==> flow/design.v <==
`timescale 1ns/10ps
module mm_gcd (
    clock,
    reset,
    a,
    b,
    c,
    start,
    finished
);
input clock;
input reset;
input [31:0] a;
input [31:0] b;
output [31:0] c;
reg [31:0] c;
input start;
output finished;
reg finished;
reg [31:0] y;
reg [31:0] x;
always @(posedge clock) begin: MM_GCD_RTL
    if (reset == 0) begin
        y <= 0;
        x <= 0;
        finished <= 1;
        c <= 0;
    end
    else begin
        if (start) begin
            finished <= 1'b0;
            x <= a;
            y <= b;
        end
        else begin
            if ((y == 0)) begin
                finished <= 1'b1;
                c <= x;
            end
            else if ((x > y)) begin
                x <= (x - y);
            end
            else begin
                y <= (y - x);
            end
        end
    end
end
endmodule
# Step by step through the tools: mm_gcd
# Module mm_gcd before and after one edit of its RTL, step after step.
# Lines under "before" count in the file above, lines under "after" in the edited file.
# "delta": "after" minus "before" as printed here. "change_rel_pct": 100 x difference / "before".
# Cell names lack the library's common part.
# A cell with -- has no value.
dict set report setup {
  design {mm_gcd}
  clock_port {clock}
  library {sky130hd}
  pvt_corner {tt_025C_1v80}
}

# The edit
# Unified diff, file above to edited file.
# This change comes from a script, not from a designer. The edited design behaves differently; no optimisation was intended.
# begin of diff
@@ -19,5 +19,5 @@
 reg finished;
 reg [31:0] y;
-reg [31:0] x;
+reg [15:0] x;
 always @(posedge clock) begin: MM_GCD_RTL
     if (reset == 0) begin
# end of diff

# Word level
# Yosys after proc, flatten, opt, wreduce and memory -nomap, before mapping. Memory bits, and registers merged into a memory's read port (data or address), are not among the register bits. Print and check cells are not counted. Equal cells are merged and count once.
# item before after delta change_rel_pct
set classes {}
lappend classes {reduce_and_logical 6 6 0 0.00}
lappend classes {add_sub_neg 2 2 0 0.00}
lappend classes {equal 2 2 0 0.00}
lappend classes {n_mux 8 8 0 0.00}
lappend classes {cmp 1 1 0 0.00}
lappend classes {logic 1 1 0 0.00}
# op before after delta change_rel_pct
set op_table {}
lappend op_table {{two-way mux 32 bit} 6 3 -3 -50.00}
lappend op_table {{two-way mux 16 bit} 0 3 3 --}
lappend op_table {{subtractor 32 bit} 2 0 -2 -100.00}
lappend op_table {{> comparator 32 bit} 1 0 -1 -100.00}
lappend op_table {{> comparator 16 x 32 -> 1 bit} 0 1 1 --}
lappend op_table {{subtractor 16 bit} 0 1 1 --}
lappend op_table {{subtractor 32 x 16 -> 32 bit} 0 1 1 --}
# Operator kinds equal on both sides are left out: 6.
# item before after delta change_rel_pct
set bits {}
lappend bits {regBits 97 65 -32 -32.99}
lappend bits {out_inout_bits 33 33 0 0.00}
lappend bits {inputBits 67 67 0 0.00}

# Longest topological paths
# Yosys ltp: most cells in a row. Word level: on the elaborated netlist, between registers, memories and ports. Mapped: between sequential cells and ports; inverters and the memories' decode and read muxes count.
# item before after delta change_rel_pct
set logic_depth {}
lappend logic_depth {word_depth 4 4 0 0.00}
lappend logic_depth {ABC_AREA 0 0 -- --}
lappend logic_depth {mapped_depth 14 12 -2 -14.29}
lappend logic_depth {ltp_nobuf 12 10 -2 -16.67}

# After synthesis
# Yosys stat after the flow's synthesis: flattened, memories mapped to cells. It holds for the ABC_AREA given above (unset counts as 0); a run with the other value may have another netlist.
# cell before after delta change_rel_pct
set types {}
lappend types {a21oi_1 127 61 -66 -51.97}
lappend types {nand2_1 136 76 -60 -44.12}
lappend types {inv_1 81 42 -39 -48.15}
lappend types {dfxtp_1 97 65 -32 -32.99}
lappend types {ha_1 63 31 -32 -50.79}
lappend types {buf_2 28 2 -26 -92.86}
lappend types {a21o_1 26 5 -21 -80.77}
lappend types {nand4_1 19 2 -17 -89.47}
lappend types {nor2_1 45 29 -16 -35.56}
lappend types {xnor2_1 35 19 -16 -45.71}
lappend types {buf_4 2 17 15 750.00}
lappend types {o21ai_0 55 41 -14 -25.45}
lappend types {a211oi_1 2 14 12 600.00}
lappend types {o21bai_1 13 2 -11 -84.62}
lappend types {a311oi_1 12 2 -10 -83.33}
lappend types {a22oi_2 10 0 -10 -100.00}
lappend types {o21ai_2 10 0 -10 -100.00}
lappend types {nand3_1 17 8 -9 -52.94}
# Cell types equal on both sides are left out: 7.
# Not every row of either side is listed.
# item before after delta change_rel_pct
set synth_totals {}
lappend synth_totals {sequential_area_um2 1941.9 1301.2 -640.7 -32.99}
lappend synth_totals {flip_flops 97 65 -32 -32.99}
lappend synth_totals {cell_count 997 622 -375 -37.61}
lappend synth_totals {area_um2 7627.3 4758.3 -2869.0 -37.61}

# Timing after synthesis
# Source: OpenSTA report_checks on the synthesized netlist (no wires, ideal clock, input and output delay 20% of the period each), path of least setup slack; recovery checks are left aside. Register names are those of the netlist, which keeps one name where synthesis merged equal registers.
# item before after delta change_rel_pct
set synth_path {}
lappend synth_path {path_kind {flip-flop to flip-flop} {flip-flop to flip-flop} -- --}
lappend synth_path {from {register x[0]} {register y[3]} -- --}
lappend synth_path {to {register y[18]} {register y[25]} -- --}
lappend synth_path {driving_pins 15 11 -4 -26.67}
lappend synth_path {setup_ps 67 115 48 --}
lappend synth_path {arrival_time_ps 2779 2798 19 0.68}
lappend synth_path {clock_period_ps 5000 5000 0 0.00}
lappend synth_path {slack_ps 2154 2087 -67 --}
lappend synth_path {delay_ps 2846 2913 67 2.35}
lappend synth_path {launch_ps 0 0 0 --}
lappend synth_path {n_path_buf 2 1 -1 -50.00}
lappend synth_path {t_required_ps 4933 4885 -48 -0.97}
lappend synth_path {synth_period_reached_ps 2846 2913 67 2.35}
# "delay_ps" = arrival - input delay + setup time.
# "driving_pins" counts driving pins, that of a launching flip-flop among them; a cell with two outputs on the path counts twice.
# "synth_period_reached_ps" = period - worst setup slack (recovery checks aside). The figure is calculated, with input and output delays left at 20% of the set period.
# The rows between start and end are the longest chain of elaborated cells between them; the timing report does not say that the signal goes this way. Where chains are equally long, one stands for them.
# A line is the first line of the expression or statement that the cell stems from. Yosys adds cells for indexed reads and writes and turns some case tables into memories.
# A register here has more assigning lines than the two given.
dict set report synth_via_before {
  cell_sequence {dfxtp_1 -> inv_1 -> ha_1 -> fa_1 -> nand2b_2 -> a21oi_2 -> o41a_4 -> a211oi_2 -> o21a_4 -> a21o_1 -> buf_6 -> a211oi_4 -> buf_8 -> a22oi_2 -> o21ai_2}
  elab_chain_len 4
  cells_between 7
  cone_lines 4
}
# item line
set synth_rtl_before {}
lappend synth_rtl_before {{start: declaration} 21} ;# reg [31:0] x;
lappend synth_rtl_before {{start: assignment} 32} ;# x <= a;
lappend synth_rtl_before {{start: assignment} 41} ;# x <= (x - y);
lappend synth_rtl_before {{subtractor 32 bit} 44} ;# y <= (y - x);
lappend synth_rtl_before {{two-way mux 32 bit} 40} ;# else if ((x > y)) begin
lappend synth_rtl_before {{two-way mux 32 bit} 36} ;# if ((y == 0)) begin
lappend synth_rtl_before {{two-way mux 32 bit} 30} ;# if (start) begin
lappend synth_rtl_before {{end: assignment} 33} ;# y <= b;
lappend synth_rtl_before {{end: assignment} 44}
lappend synth_rtl_before {{end: declaration} 20} ;# reg [31:0] y;
dict set report synth_via_after {
  cell_sequence {dfxtp_1 -> inv_1 -> ha_1 -> clkbuf_1 -> o21ai_0 -> a2111oi_0 -> o31ai_1 -> a2111oi_2 -> nor4_1 -> xnor2_1 -> a2111oi_0}
  elab_chain_len 4
  cells_between 9
  cone_lines 4
}
# item line
set synth_rtl_after {}
lappend synth_rtl_after {{start: declaration} 20} ;# reg [31:0] y;
lappend synth_rtl_after {{start: assignment} 33} ;# y <= b;
lappend synth_rtl_after {{start: assignment} 44} ;# y <= (y - x);
lappend synth_rtl_after {{subtractor 32 x 16 -> 32 bit} 44}
lappend synth_rtl_after {{two-way mux 32 bit} 40} ;# else if ((x > y)) begin
lappend synth_rtl_after {{two-way mux 32 bit} 36} ;# if ((y == 0)) begin
lappend synth_rtl_after {{two-way mux 32 bit} 30} ;# if (start) begin
lappend synth_rtl_after {{end: assignment} 33}
lappend synth_rtl_after {{end: assignment} 44}
lappend synth_rtl_after {{end: declaration} 20}

# Timing after layout
# Path of least setup slack in the final report of the runs of pair 1 (OpenROAD, finished layout, wires in). Where an end is a register, its clock arrival counts in the times.
# The path's times are printed in steps of 10 ps; the period is the one set.
# item before after delta change_rel_pct
set layout_path {}
lappend layout_path {path_kind {flip-flop to flip-flop} {flip-flop to flip-flop} -- --}
lappend layout_path {from {register y[3]} {register y[0]} -- --}
lappend layout_path {to {register y[29]} {register x[10]} -- --}
lappend layout_path {driving_pins 12 11 -1 -8.33}
lappend layout_path {setup_ps 120 150 30 --}
lappend layout_path {clock_period_ps 5000 5000 0 0.00}
lappend layout_path {arrival_time_ps 3920 3980 60 1.53}
lappend layout_path {launch_ps 350 350 0 0.00}
lappend layout_path {n_path_buf 0 0 0 --}
lappend layout_path {slack_ps 1310 1210 -100 --}
lappend layout_path {t_required_ps 5230 5190 -40 -0.76}
# The rows between start and end are the longest chain of elaborated cells between them; the timing report does not say that the signal goes this way. Where chains are equally long, one stands for them.
# A register here has more assigning lines than the two given.
dict set report layout_via_before {
  cell_sequence {dfxtp_1 -> inv_1 -> ha_1 -> and2_1 -> nand4_1 -> nor3_1 -> nand3_1 -> o31ai_1 -> a21oi_1 -> nor3_2 -> a21boi_1 -> a2111oi_2}
  elab_chain_len 4
  cells_between 9
  cone_lines 4
}
# item line
set layout_rtl_before {}
lappend layout_rtl_before {{start: declaration} 20} ;# reg [31:0] y;
lappend layout_rtl_before {{start: assignment} 33} ;# y <= b;
lappend layout_rtl_before {{start: assignment} 44} ;# y <= (y - x);
lappend layout_rtl_before {{subtractor 32 bit} 44}
lappend layout_rtl_before {{two-way mux 32 bit} 40} ;# else if ((x > y)) begin
lappend layout_rtl_before {{two-way mux 32 bit} 36} ;# if ((y == 0)) begin
lappend layout_rtl_before {{two-way mux 32 bit} 30} ;# if (start) begin
lappend layout_rtl_before {{end: assignment} 33}
lappend layout_rtl_before {{end: assignment} 44}
lappend layout_rtl_before {{end: declaration} 20}
dict set report layout_via_after {
  cell_sequence {dfxtp_1 -> inv_1 -> ha_1 -> fa_1 -> nand2b_1 -> a211oi_1 -> o2111ai_1 -> nand3_1 -> a211oi_2 -> nor2_1 -> a221oi_1}
  elab_chain_len 4
  cells_between 9
  cone_lines 4
}
# item line
set layout_rtl_after {}
lappend layout_rtl_after {{start: declaration} 20} ;# reg [31:0] y;
lappend layout_rtl_after {{start: assignment} 33} ;# y <= b;
lappend layout_rtl_after {{start: assignment} 44} ;# y <= (y - x);
lappend layout_rtl_after {{subtractor 16 bit} 41} ;# x <= (x - y);
lappend layout_rtl_after {{two-way mux 16 bit} 40} ;# else if ((x > y)) begin
lappend layout_rtl_after {{two-way mux 16 bit} 36} ;# if ((y == 0)) begin
lappend layout_rtl_after {{two-way mux 16 bit} 30} ;# if (start) begin
lappend layout_rtl_after {{end: assignment} 32} ;# x <= a;
lappend layout_rtl_after {{end: assignment} 41}
lappend layout_rtl_after {{end: declaration} 21} ;# reg [15:0] x;

# Layout results
# Runs of the flow (Yosys, OpenROAD) on both versions; the two runs of a pair have the same settings. The constraints put input and output delay at 20% of the set period each and load the outputs with 0.01 pF.
dict set report settings_pair_1 {
  period_ns 5.0
  CAP_MARGIN 20
  CORE_MARGIN 2
  CORE_UTILIZATION 40
  SLEW_MARGIN 20
}
# item before after delta change_rel_pct
set measured_pair_1 {}
lappend measured_pair_1 {layout_stdcell_area_um2 8972.4 5730.5 -3241.9 -36.13}
lappend measured_pair_1 {worst_setup_slack_ps 1308 1213 -95 --}
lappend measured_pair_1 {final_util_pct 48.0 49.8 1.8 --}
lappend measured_pair_1 {design.die.area_um2 20188.1 12783.7 -7404.4 -36.68}
lappend measured_pair_1 {synth_area_um2 7627.3 4758.3 -2869.0 -37.61}
lappend measured_pair_1 {fin_hold_ws_ps 455 449 -6 --}
lappend measured_pair_1 {achieved_period_ps 3692 3787 95 2.57}
lappend measured_pair_1 {tns_setup_ps 0 0 0 --}
lappend measured_pair_1 {power.total_w 0.007311 0.002356 -0.004955 -67.77}
dict set report settings_pair_2 {
  ABC_AREA 1
  CAP_MARGIN 10
  CORE_MARGIN 8
  CORE_UTILIZATION 45
  CTS_CLUSTER_DIAMETER 75
  GPL_ROUTABILITY_DRIVEN 0
  TNS_END_PERCENT 50
  period_ns 3.46
  SLEW_MARGIN 20
}
# item before after delta change_rel_pct
set measured_pair_2 {}
lappend measured_pair_2 {layout_stdcell_area_um2 10057.1 6403.6 -3653.5 -36.33}
lappend measured_pair_2 {worst_setup_slack_ps 528 705 177 --}
lappend measured_pair_2 {final_util_pct 53.6 53.8 0.2 --}
lappend measured_pair_2 {design.die.area_um2 23870.2 15876.0 -7994.2 -33.49}
lappend measured_pair_2 {synth_area_um2 8632.0 5445.2 -3186.8 -36.92}
lappend measured_pair_2 {fin_hold_ws_ps 486 483 -3 --}
lappend measured_pair_2 {achieved_period_ps 2932 2755 -177 -6.04}
lappend measured_pair_2 {tns_setup_ps 0 0 0 --}
# By "achieved_period_ps" is meant the clock period of the run minus its worst setup slack. This is arithmetic on one report: input and output delays are still those of the set period (20% each).
# "power.total_w": no workload was simulated; the value follows from the tool's default switching activity.
